==> flow/design.v <==
module	DFF(
	clk,
	rstn,
	D,
	Q
);
parameter	datawidth=14;
input	wire	clk;
input	wire	rstn;
input	wire[datawidth-1:0]	D;
output	reg[datawidth-1:0]	Q;
always@(posedge clk or negedge rstn)
begin
	if(~rstn)	Q<='d0;
	else	Q<=D;
end
endmodule
module posedge_detection (
   input  clk,
   input  rstn,
   input  in,
   output out
);
reg r_data_in0;
reg r_data_in1;
assign out = ~r_data_in0 & r_data_in1;
always@(posedge clk or negedge rstn)
begin
	if (!rstn)
	begin
		r_data_in0 <= 0;
		r_data_in1 <= 0;
	end
	else
	begin
		r_data_in0 <= r_data_in1;
		r_data_in1 <= in;
	end
end
endmodule
module shift_9 #(parameter data_width = 14)(
    input [data_width-1:0] din,
	input rstn,clk,
	output wire [data_width-1:0] dout
	);
	reg [data_width-1:0] t0,t1,t2,t3,t4,t5,t6;
	reg [data_width-1:0] t7,t8;
	always@(posedge clk or negedge rstn)
	begin
	  if(~rstn) begin
	    t0 <= 0; t1 <= 0; t2 <= 0; t3 <= 0; t4 <= 0;
	    t5 <= 0; t6 <= 0; t7 <= 0; t8 <= 0;end
	  else begin
	    t0 <= din;
	    t1 <= t0; t2 <= t1; t3 <= t2; t4 <= t3;
	    t5 <= t4; t6 <= t5; t7 <= t6; t8 <= t7;
	  end
	end
	assign dout = t8;
endmodule
module mod_add(
	in1,
	in2,
	_p,
	out
);
input	wire	[14-1:0]	in1;
input	wire	[14-1:0]	in2;
input	wire	[14-1:0]	_p;
output	wire	[14-1:0]	out;
wire	[14:0]	s1;
assign 	s1={1'b0,in1}+{1'b0,in2};
wire	[14:0]	s2;
assign	s2=s1+{1'b0,_p};
assign	out=s2[14]?s2[0+:14]:s1[0+:14];
endmodule
module mod_sub(
	in1,
	in2,
	p,
	out
);
input	wire	[14-1:0]	in1;
input	wire	[14-1:0]	in2;
input	wire	[14-1:0]	p;
output	wire	[14-1:0]	out;
wire	[14:0]	s1;
assign	s1={1'b0,in1}-{1'b0,in2};
wire	[14:0]	s2;
assign	s2={1'b0,p}+s1;
assign	out=s1[14]?s2[0+:14]:s1[0+:14];
endmodule
module old_km(
	input	clk,
	input	rstn,
	input	[14-1:0]in1,
	input	[14-1:0]in2,
	output	[14-1:0]out_L,
	output	[14-1:0]out_H
);
wire	[14/2-1:0]	in1_H;
wire	[14/2-1:0]	in1_L;
assign	in1_H = in1[14/2+:14/2];
assign	in1_L = in1[0+:14/2];
wire	[14/2-1:0]	in2_H;
wire	[14/2-1:0]	in2_L;
assign	in2_H = in2[14/2+:14/2];
assign	in2_L = in2[0+:14/2];
wire	[14-1:0]	p0_D;	 
wire	[14-1:0]	p1_D;	 
wire	[14-1:0]	p0_Q;	 
wire	[14-1:0]	p1_Q;	 
assign	p0_D=in1_L*in2_L;
assign	p1_D=in1_H*in2_H;
DFF #(.datawidth(14)) dff_p0(.clk(clk), .rstn(rstn), .D(p0_D), .Q(p0_Q));
DFF #(.datawidth(14)) dff_p1(.clk(clk), .rstn(rstn), .D(p1_D), .Q(p1_Q));
wire	[2*14-1:0]	p01_D;	 
wire	[2*14-1:0]	p01_Q;	 
assign	p01_D=(in1_L+in1_H)*(in2_L+in2_H);
DFF #(.datawidth(2*14)) dff_p01(.clk(clk), .rstn(rstn), .D(p01_D), .Q(p01_Q));
wire	[2*14-1:0]	s1_D;	 
wire	[2*14-1:0]	s2_D;	 
wire	[2*14-1:0]	s1_Q;	 
wire	[2*14-1:0]	s2_Q;	 
wire	[2*14-1:0]	out;
assign	s1_D={p1_Q,p0_Q};
assign	s2_D=(p01_Q+(~p1_Q+1'b1)+(~p0_Q+1'b1))<<(14/2);
DFF #(.datawidth(2*14)) dff_s1(.clk(clk), .rstn(rstn), .D(s1_D), .Q(s1_Q));
DFF #(.datawidth(2*14)) dff_s2(.clk(clk), .rstn(rstn), .D(s2_D), .Q(s2_Q));
assign	out=s1_Q+s2_Q;
assign	out_L=out[0+:14];
assign	out_H=out[14+:14];
endmodule
module km_mm(
	input	clk,
	input	rstn,
	input	[14-1:0]in1,
	input	[14-1:0]in2,
	input	[14-1:0]mu,
	input	[14-1:0]p,
	input	[14-1:0]_p,
	output	[14-1:0]out
);
wire	[14-1:0]	mu_Q;
wire	[14-1:0]	mu_QQ;
DFF #(.datawidth(14)) dff_mu1(.clk(clk), .rstn(rstn), .D(mu), .Q(mu_Q));
DFF #(.datawidth(14)) dff_mu2(.clk(clk), .rstn(rstn), .D(mu_Q), .Q(mu_QQ));
wire	[14-1:0]	p_Q;
wire	[14-1:0]	p_QQ;
wire	[14-1:0]	p_QQQ;
wire	[14-1:0]	p_QQQQ;
DFF #(.datawidth(14)) dff_p1(.clk(clk), .rstn(rstn), .D(p), .Q(p_Q));
DFF #(.datawidth(14)) dff_p2(.clk(clk), .rstn(rstn), .D(p_Q), .Q(p_QQ));
DFF #(.datawidth(14)) dff_p3(.clk(clk), .rstn(rstn), .D(p_QQ), .Q(p_QQQ));
DFF #(.datawidth(14)) dff_p4(.clk(clk), .rstn(rstn), .D(p_QQQ), .Q(p_QQQQ));
wire	[14-1:0]	_p_Q;
wire	[14-1:0]	_p_QQ;
wire	[14-1:0]	_p_QQQ;
wire	[14-1:0]	_p_QQQQ;
wire	[14-1:0]	_p_QQQQQ;
wire	[14-1:0]	_p_QQQQQQ;
DFF #(.datawidth(14)) dff__p1(.clk(clk), .rstn(rstn), .D(_p), .Q(_p_Q));
DFF #(.datawidth(14)) dff__p2(.clk(clk), .rstn(rstn), .D(_p_Q), .Q(_p_QQ));
DFF #(.datawidth(14)) dff__p3(.clk(clk), .rstn(rstn), .D(_p_QQ), .Q(_p_QQQ));
DFF #(.datawidth(14)) dff__p4(.clk(clk), .rstn(rstn), .D(_p_QQQ), .Q(_p_QQQQ));
DFF #(.datawidth(14)) dff__p5(.clk(clk), .rstn(rstn), .D(_p_QQQQ), .Q(_p_QQQQQ));
DFF #(.datawidth(14)) dff__p6(.clk(clk), .rstn(rstn), .D(_p_QQQQQ), .Q(_p_QQQQQQ));
wire	[14-1:0]	T_L;
wire	[14-1:0]	T_H_D;
wire	[14-1:0]	T_H_Q;
wire	[14-1:0]	T_H_QQ;
wire	[14-1:0]	T_H_QQQ;
wire	[14-1:0]	T_H_QQQQ;
DFF #(.datawidth(14)) dff_T_H1(.clk(clk), .rstn(rstn), .D(T_H_D), .Q(T_H_Q));
DFF #(.datawidth(14)) dff_T_H2(.clk(clk), .rstn(rstn), .D(T_H_Q), .Q(T_H_QQ));
DFF #(.datawidth(14)) dff_T_H3(.clk(clk), .rstn(rstn), .D(T_H_QQ), .Q(T_H_QQQ));
DFF #(.datawidth(14)) dff_T_H4(.clk(clk), .rstn(rstn), .D(T_H_QQQ), .Q(T_H_QQQQ));
wire	[14-1:0]	c;
wire	[14-1:0]	tmp;
wire	carry_D;
wire	carry_Q;
wire	carry_QQ;
wire	carry_QQQ;
wire	carry_QQQQ;
assign	carry_D=(|T_L);
DFF #(.datawidth(14)) dff_carry1(.clk(clk), .rstn(rstn), .D(carry_D), .Q(carry_Q));
DFF #(.datawidth(14)) dff_carry2(.clk(clk), .rstn(rstn), .D(carry_Q), .Q(carry_QQ));
DFF #(.datawidth(14)) dff_carry3(.clk(clk), .rstn(rstn), .D(carry_QQ), .Q(carry_QQQ));DFF #(.datawidth(14)) dff_carry4(.clk(clk), .rstn(rstn), .D(carry_QQQ), .Q(carry_QQQQ));
old_km old_km1(
	.clk(clk),
	.rstn(rstn),
	.in1(in1),
	.in2(in2),
	.out_L(T_L),
	.out_H(T_H_D)
);
old_km old_km2(
	.clk(clk),
	.rstn(rstn),
	.in1(T_L),
	.in2(mu_QQ),
	.out_L(c),
	.out_H()
);
old_km old_km3(
	.clk(clk),
	.rstn(rstn),
	.in1(c),
	.in2(p_QQQQ),
	.out_L(),
	.out_H(tmp)
);
mod_add ma(
	.in1(T_H_QQQQ+carry_QQQQ),
	.in2(tmp),
	._p(_p_QQQQQQ),
	.out(out)
);
endmodule
module bfu_v1(	
    input	clk,
	input	rstn,
	input	[14-1:0]in1,
	input	[14-1:0]in2,
	input	[14-1:0]gamma,	 
	input	op,
	input	[14-1:0]p,
	input	[14-1:0]_p,
	input	[14-1:0]mu,		 
	output	[14-1:0]out1,
	output	[14-1:0]out2
);
wire    [14-1:0]mux_mm1_in1_D;
wire    [14-1:0]mux_mm1_in1_Q;
wire    [14-1:0]mm1_out_D;
wire    [14-1:0]mm1_out_Q;
wire    [14-1:0]ms1_out;
assign  mux_mm1_in1_D = op?ms1_out:in2;
DFF #(.datawidth(14)) dff_muxmm1in1_1(.clk(clk), .rstn(rstn), .D(mux_mm1_in1_D), .Q(mux_mm1_in1_Q));
wire    [14-1:0]gamma_Q;
DFF #(.datawidth(14)) dff_gamma_1(.clk(clk), .rstn(rstn), .D(gamma), .Q(gamma_Q));
km_mm	mm1(.clk(clk), .rstn(rstn), .in1(mux_mm1_in1_Q), .in2(gamma_Q), .mu(mu), .p(p), ._p(_p), .out(mm1_out_D));
DFF #(.datawidth(14)) dff_mm1out_1(.clk(clk), .rstn(rstn), .D(mm1_out_D), .Q(mm1_out_Q));
wire    [14-1:0]in1_Q;
wire    [14-1:0]in1_QQ;
wire    [14-1:0]in1_QQQ;
wire    [14-1:0]in1_QQQQ;
wire    [14-1:0]in1_QQQQQ;
wire    [14-1:0]in1_QQQQQQ;
wire    [14-1:0]in1_QQQQQQQ;
wire    [14-1:0]in1_QQQQQQQQ;
DFF #(.datawidth(14)) dff_in1_1(.clk(clk), .rstn(rstn), .D(in1),            .Q(in1_Q));
DFF #(.datawidth(14)) dff_in1_2(.clk(clk), .rstn(rstn), .D(in1_Q),          .Q(in1_QQ));
DFF #(.datawidth(14)) dff_in1_3(.clk(clk), .rstn(rstn), .D(in1_QQ),         .Q(in1_QQQ));
DFF #(.datawidth(14)) dff_in1_4(.clk(clk), .rstn(rstn), .D(in1_QQQ),        .Q(in1_QQQQ));
DFF #(.datawidth(14)) dff_in1_5(.clk(clk), .rstn(rstn), .D(in1_QQQQ),       .Q(in1_QQQQQ));
DFF #(.datawidth(14)) dff_in1_6(.clk(clk), .rstn(rstn), .D(in1_QQQQQ),      .Q(in1_QQQQQQ));
DFF #(.datawidth(14)) dff_in1_7(.clk(clk), .rstn(rstn), .D(in1_QQQQQQ),     .Q(in1_QQQQQQQ));
DFF #(.datawidth(14)) dff_in1_8(.clk(clk), .rstn(rstn), .D(in1_QQQQQQQ),    .Q(in1_QQQQQQQQ));
wire    [14-1:0]in2_Q;
wire    [14-1:0]in2_QQ;
wire    [14-1:0]in2_QQQ;
wire    [14-1:0]in2_QQQQ;
wire    [14-1:0]in2_QQQQQ;
wire    [14-1:0]in2_QQQQQQ;
wire    [14-1:0]in2_QQQQQQQ;
wire    [14-1:0]in2_QQQQQQQQ;
DFF #(.datawidth(14)) dff_in2_1(.clk(clk), .rstn(rstn), .D(in2),            .Q(in2_Q));
DFF #(.datawidth(14)) dff_in2_2(.clk(clk), .rstn(rstn), .D(in2_Q),          .Q(in2_QQ));
DFF #(.datawidth(14)) dff_in2_3(.clk(clk), .rstn(rstn), .D(in2_QQ),         .Q(in2_QQQ));
DFF #(.datawidth(14)) dff_in2_4(.clk(clk), .rstn(rstn), .D(in2_QQQ),        .Q(in2_QQQQ));
DFF #(.datawidth(14)) dff_in2_5(.clk(clk), .rstn(rstn), .D(in2_QQQQ),       .Q(in2_QQQQQ));
DFF #(.datawidth(14)) dff_in2_6(.clk(clk), .rstn(rstn), .D(in2_QQQQQ),      .Q(in2_QQQQQQ));
DFF #(.datawidth(14)) dff_in2_7(.clk(clk), .rstn(rstn), .D(in2_QQQQQQ),     .Q(in2_QQQQQQQ));
DFF #(.datawidth(14)) dff_in2_8(.clk(clk), .rstn(rstn), .D(in2_QQQQQQQ),    .Q(in2_QQQQQQQQ));
wire    [14-1:0]mux_ma1_in2;
wire    [14-1:0]ma1_out;
assign  mux_ma1_in2 = op?in2_QQQQQQQQ:mm1_out_Q;
mod_add ma1(.in1(in1_QQQQQQQQ), .in2(mux_ma1_in2), ._p(_p), .out(ma1_out));
wire    [14-1:0]mux_ms1_in1;
wire    [14-1:0]mux_ms1_in2;
assign  mux_ms1_in1 = op?in2:in1_QQQQQQQQ;
assign  mux_ms1_in2 = op?in1:mm1_out_Q;
mod_sub ms1(.in1(mux_ms1_in1), .in2(mux_ms1_in2), .p(p), .out(ms1_out));
assign  out1 = ma1_out;
assign  out2 = op?mm1_out_Q:ms1_out;
endmodule
module ntt_bfu
(
    input                   clk,
    input                   rstn,
    input  [14-1:0] in1,
    input  [14-1:0] in2,
    input  [14-1:0] gamma,
    input                   op,
    output [14-1:0] out1,
    output [14-1:0] out2
);
bfu_v1 bfu1(.clk(clk), .rstn(rstn), .in1(in1), .in2(in2),
            .gamma(gamma), .op(op), .p('d12289), ._p('d1073729535), .mu('d922759167),
            .out1(out1), .out2(out2));
endmodule
==> Tool chain data of ntt_bfu <==
What the tools print for ntt_bfu, step after step.
Lines are those of the file above, counted from 1.
Operators carry their Yosys type and port widths (W data, S select, Z words).
Library cell names are shortened.
{ "inputs": {"top_module": "ntt_bfu", "clock_port": "clk", "lib": "sky130hd", "pvt_corner": "tt_025C_1v80"} }

==> Word level <==
Yosys after proc, flatten, opt, wreduce and memory -nomap, before mapping. Enables and synchronous resets that opt folds into registers are not counted as muxes. Memory bits, and registers merged into a memory's read port (data or address), are not among the register bits. Print and check cells are not counted.
{ "classes": {"muxes": 8, "reduce_and_logical": 1, "mul": 9, "logic": 6, "n_addsub": 28} }
{ "op_table": {"columns": ["cell", "count"], "rows": [
  ["$mul A7 B7 Y14", 3],
  ["$mul A8 B8 Y16", 2],
  ["$mux W14", 8],
  ["$add A21 B1 Y21 const B", 4],
  ["$add A21 B21 Y21", 4],
  ["$mul A8 B8 Y7", 1],
  ["$not A14 Y21", 3],
  ["$add A28 B28 Y28", 2],
  ["$mul A7 B7 Y7", 1],
  ["$add A7 B7 Y8", 5],
  ["$add A14 B14 Y15", 2],
  ["$not A8 Y21", 1],
  ["$mul A7 B2 Y9", 1],
  ["$sub A14 B14 Y15", 1],
  ["$add A15 B12 Y15", 1],
  ["$add A15 B12 Y15 const B", 1],
  ["$add A14 B1 Y14", 1],
  ["$add A14 B14 Y14", 1],
  ["$add A14 B14 Y14 const A", 1],
  ["$reduce_or A14 Y1", 1],
  ["$add A7 B1 Y7 const B", 2],
  ["$add A7 B7 Y7", 2],
  ["$not A7 Y7", 2],
  ["$add A1 B7 Y8", 1],
  ["$mul A7 B1 Y8", 1]
]} }
{ "word_totals": {"wordCells": 106, "input_bits": 45, "regBits": 567, "output_inout_bits": 28} }

==> Logic depth <==
Depth = most cells in a row (Yosys ltp): at word level without a register or memory, in the mapped netlist without a sequential cell, where the memories' decode and read muxes count.
{ "depth": {"ltp_word": 5, "ABC_AREA": 0, "depth_mapped": 27} }

==> Netlist <==
The flow's flattened synthesis, as Yosys stat reports it; memories are mapped. The netlist is that of the ABC_AREA named above (0 if unset); the other value can give another one.
The area totals of this step are shown rounded.
{ "by_type": {"columns": ["cell", "count", "type_area_um2"], "rows": [
  ["dfrtp_1", 528, 1.32E+04],
  ["ha_1", 381, 4.77E+03],
  ["fa_1", 148, 2.96E+03],
  ["xnor2_1", 163, 1.43E+03],
  ["inv_1", 349, 1.31E+03],
  ["a21oi_1", 133, 665.638],
  ["nor2_1", 172, 645.619],
  ["xor2_1", 65, 569.296],
  ["nand2_1", 141, 529.258],
  ["and2_1", 72, 450.432],
  ["mux2_2", 33, 371.606],
  ["a21o_1", 48, 360.346],
  ["o21bai_1", 42, 315.302],
  ["o21ai_0", 58, 290.278],
  ["mux2i_1", 24, 240.23],
  ["o21a_1", 27, 202.694],
  ["nor3_1", 40, 200.192],
  ["nor2b_1", 21, 131.376]
]} }
Other cell types: 48; their cells: 236.
{ "mapped": {"n_buf": 25, "seqArea_um2": 13200, "flip_flops": 528, "stdcells": 2681, "mapped_area_um2": 30300} }
By module: a second synthesis without flattening, with its own total; a netlist apart from the flattened one above.
{ "unflattened": {"hier_cells": 4624, "area_unflattened_um2": 52400} }
Each row is one instance without its submodules.
{ "modules": {"columns": ["module", "n_cells", "mod_seq_area_um2", "n_inst", "area_um2"], "rows": [
  ["old_km", 1017, 0.0, 3, 8120],
  ["DFF (datawidth=14)", 14, 350, 45, 350],
  ["DFF (datawidth=28)", 28, 701, 9, 701],
  ["mod_add", 186, 0.0, 2, 1510],
  ["mod_sub", 195, 0.0, 1, 1440],
  ["bfu_v1", 78, 0.0, 1, 1200],
  ["km_mm", 44, 0.0, 1, 292],
  ["ntt_bfu", 2, 0.0, 1, 7.5]
]} }

==> Worst setup path after synthesis <==
Source: OpenSTA report_checks on the synthesized netlist (no wires, ideal clock, input and output delay 20% of the period each), path of least setup slack; recovery checks are left aside. Register names are those of the netlist, which keeps one name where synthesis merged equal registers.
{ "synth_timing": {"kind": "input port to output port", "from": "input op", "to": "output out1[10]", "period_ns": 6.5, "in_delay_ns": 1.300, "launch_ns": 1.300, "out_delay_ns": 1.300, "arrival_ns": 4.969, "path_slack_ns": 0.231, "delay_ns": 3.669, "driving_pins": 15, "required_time_ns": 5.200, "period_less_setup_slack_ns": 6.269} }
"delay_ns" is the arrival time less input delay plus setup time.
At an output port there is no setup time.
"driving_pins" counts driving pins, that of a launching flip-flop among them; a cell with two outputs on the path counts twice.
"period_less_setup_slack_ns" is the clock period less the worst setup slack; recovery checks do not enter. This is arithmetic on one report: input and output delays are still those of the set period (20% each).
The rows between start and end are the longest chain of elaborated cells between them; the timing report does not say that the signal goes this way. Where chains are equally long, one stands for them.
A line is the first line of the expression or statement that the cell stems from. Yosys adds cells for indexed reads and writes and turns some case tables into memories.
{ "synth_via": {"cell_sequence": "clkbuf_1 -> clkbuf_1 -> nand2b_1 -> nand2_1 -> ha_1 -> fa_1 -> a211oi_1 -> o21ai_1 -> a221o_1 -> a21o_1 -> xor2_1 -> o311ai_2 -> xor2_2 -> or4_1 -> xor2_1", "elab_chain_cells": 4} }
{ "synth_rtl": {"columns": ["element", "line_no", "rtl"], "rows": [
  ["from (decl)", 295, "input                   op,"],
  ["$mux W14", 278, "assign  mux_ma1_in2 = op?in2_QQQQQQQQ:mm1_out_Q;"],
  ["$add A14 B14 Y15", 72, "assign s1={1'b0,in1}+{1'b0,in2};"],
  ["$add A15 B12 Y15", 74, "assign s2=s1+{1'b0,_p};"],
  ["$mux W14", 75, "assign out=s2[14]?s2[0+:14]:s1[0+:14];"],
  ["to (decl)", 296, "output [14-1:0] out1,"]
]} }

==> Timing after layout <==
Path of least setup slack in the final report of run 1 (OpenROAD, finished layout, wires in). Where an end is a register, its clock arrival counts in the times.
{ "layout_timing": {"kind": "input port to output port", "from": "input op", "to": "output out2[7]", "driving_pins": 14, "in_delay_ns": 2.10, "period_ns": 10.5, "required_time_ns": 8.40, "arrival_ns": 6.99, "path_slack_ns": 1.41, "out_delay_ns": 2.10, "launch_ns": 2.10} }
The rows between start and end are the longest chain of elaborated cells between them; the timing report does not say that the signal goes this way. Where chains are equally long, one stands for them.
{ "layout_via": {"cell_sequence": "buf_4 -> buf_4 -> mux2i_1 -> ha_1 -> o21ai_0 -> a21oi_1 -> o31ai_1 -> o311ai_0 -> nor3_1 -> o21a_1 -> o2111ai_1 -> xor2_1 -> mux2_2 -> clkdlybuf4s50_1", "elab_chain_cells": 5} }
{ "layout_rtl": {"columns": ["element", "line_no", "rtl"], "rows": [
  ["from (decl)", 295, "input                   op,"],
  ["$mux W14", 282, "assign  mux_ms1_in1 = op?in2:in1_QQQQQQQQ;"],
  ["$sub A14 B14 Y15", 88, "assign s1={1'b0,in1}-{1'b0,in2};"],
  ["$add A14 B14 Y14", 90, "assign s2={1'b0,p}+s1;"],
  ["$mux W14", 91, "assign out=s1[14]?s2[0+:14]:s1[0+:14];"],
  ["$mux W14", 286, "assign  out2 = op?mm1_out_Q:ms1_out;"],
  ["to (decl)", 297, "output [14-1:0] out2"]
]} }

Subject: ntt_bfu on sky130hd, stored results

Hello all,

Below are 4 stored runs of the flow (Yosys, OpenROAD; platform sky130hd) on ntt_bfu, each with its settings and what was measured, unordered. Constraints: input delay and output delay 20% of the set period each, output load 0.01 pF.
By "achieved_clock_period_ns" is meant the clock period of the run minus its worst setup slack. This is arithmetic on one report: input and output delays are still those of the set period (20% each).
"worst_path_ns" is the time allowed to the run's worst setup path (the clock period less input and output delay, where it has them) less its slack. Clock arrival times count: a late capture clock shortens it, a late launch clock lengthens it.
The measured numbers are rounded.
[
  {
    "run": "run 1",
    "settings": { "CAP_MARGIN": 40, "CORE_MARGIN": 3, "CORE_UTILIZATION": 34, "CTS_CLUSTER_DIAMETER": 61, "CTS_CLUSTER_SIZE": 35, "GPL_ROUTABILITY_DRIVEN": 0, "GPL_TIMING_DRIVEN": 1, "HOLD_SLACK_MARGIN": 0.16, "PLACE_DENSITY_LB_ADDON": 0.02, "period_ns": 10.5, "SLEW_MARGIN": 20 },
    "results": { "final_setup_tns_ns": 0.000, "worst_path_ns": 4.89, "path_kind": "input port to output port", "final_stdcell_area_um2": 34400, "setup_worst_slack_ns": 1.41, "finalUtil_frac": 0.393, "synth_area_um2": 30300, "achieved_clock_period_ns": 9.090, "timing.hold.ws_ns": 0.335, "final_die_area_um2": 92900 }
  },
  {
    "run": "run 2",
    "settings": { "ABC_AREA": 1, "CAP_MARGIN": 10, "CELL_PAD_IN_SITES_DETAIL_PLACEMENT": 1, "CELL_PAD_IN_SITES_GLOBAL_PLACEMENT": 3, "CORE_UTILIZATION": 34, "CTS_CLUSTER_DIAMETER": 195, "CTS_CLUSTER_SIZE": 90, "GPL_ROUTABILITY_DRIVEN": 0, "GPL_TIMING_DRIVEN": 0, "MAX_ROUTING_LAYER": "met4", "MIN_ROUTING_LAYER": "met2", "PLACE_DENSITY_LB_ADDON": 0.1, "SETUP_SLACK_MARGIN": 0.23, "SLEW_MARGIN": 0, "TNS_END_PERCENT": 60, "period_ns": 5.93, "CORE_MARGIN": 2 },
    "results": { "final_setup_tns_ns": 0.000, "worst_path_ns": 3.24, "path_kind": "input port to output port", "final_stdcell_area_um2": 35300, "setup_worst_slack_ns": 0.322, "finalUtil_frac": 0.386, "synth_area_um2": 31400, "achieved_clock_period_ns": 5.608, "timing.hold.ws_ns": 0.315, "final_die_area_um2": 94800 }
  },
  {
    "run": "run 3",
    "settings": { "CORE_UTILIZATION": 40, "PLACE_DENSITY": 0.6, "SETUP_SLACK_MARGIN": 0.89, "period_ns": 6.4, "CAP_MARGIN": 20, "CORE_MARGIN": 2, "SLEW_MARGIN": 20 },
    "results": { "final_setup_tns_ns": 0.000, "worst_path_ns": 3.35, "path_kind": "input port to output port", "final_stdcell_area_um2": 36400, "setup_worst_slack_ns": 0.490, "finalUtil_frac": 0.487, "synth_area_um2": 30300, "achieved_clock_period_ns": 5.910, "timing.hold.ws_ns": 0.303, "final_die_area_um2": 78100 }
  },
  {
    "run": "run 4",
    "settings": { "CELL_PAD_IN_SITES_GLOBAL_PLACEMENT": 2, "CORE_ASPECT_RATIO": 0.71, "CORE_UTILIZATION": 40, "CTS_CLUSTER_DIAMETER": 314, "CTS_CLUSTER_SIZE": 47, "GPL_ROUTABILITY_DRIVEN": 0, "GPL_TIMING_DRIVEN": 0, "PLACE_DENSITY": 0.6, "SLEW_MARGIN": 5, "TNS_END_PERCENT": 75, "period_ns": 10.7, "CAP_MARGIN": 20, "CORE_MARGIN": 2 },
    "results": { "final_setup_tns_ns": 0.000, "worst_path_ns": 5.29, "path_kind": "input port to output port", "final_stdcell_area_um2": 32900, "setup_worst_slack_ns": 1.13, "finalUtil_frac": 0.436, "synth_area_um2": 30300, "achieved_clock_period_ns": 9.574, "timing.hold.ws_ns": 0.347, "final_die_area_um2": 78100 }
  }
]

Thanks
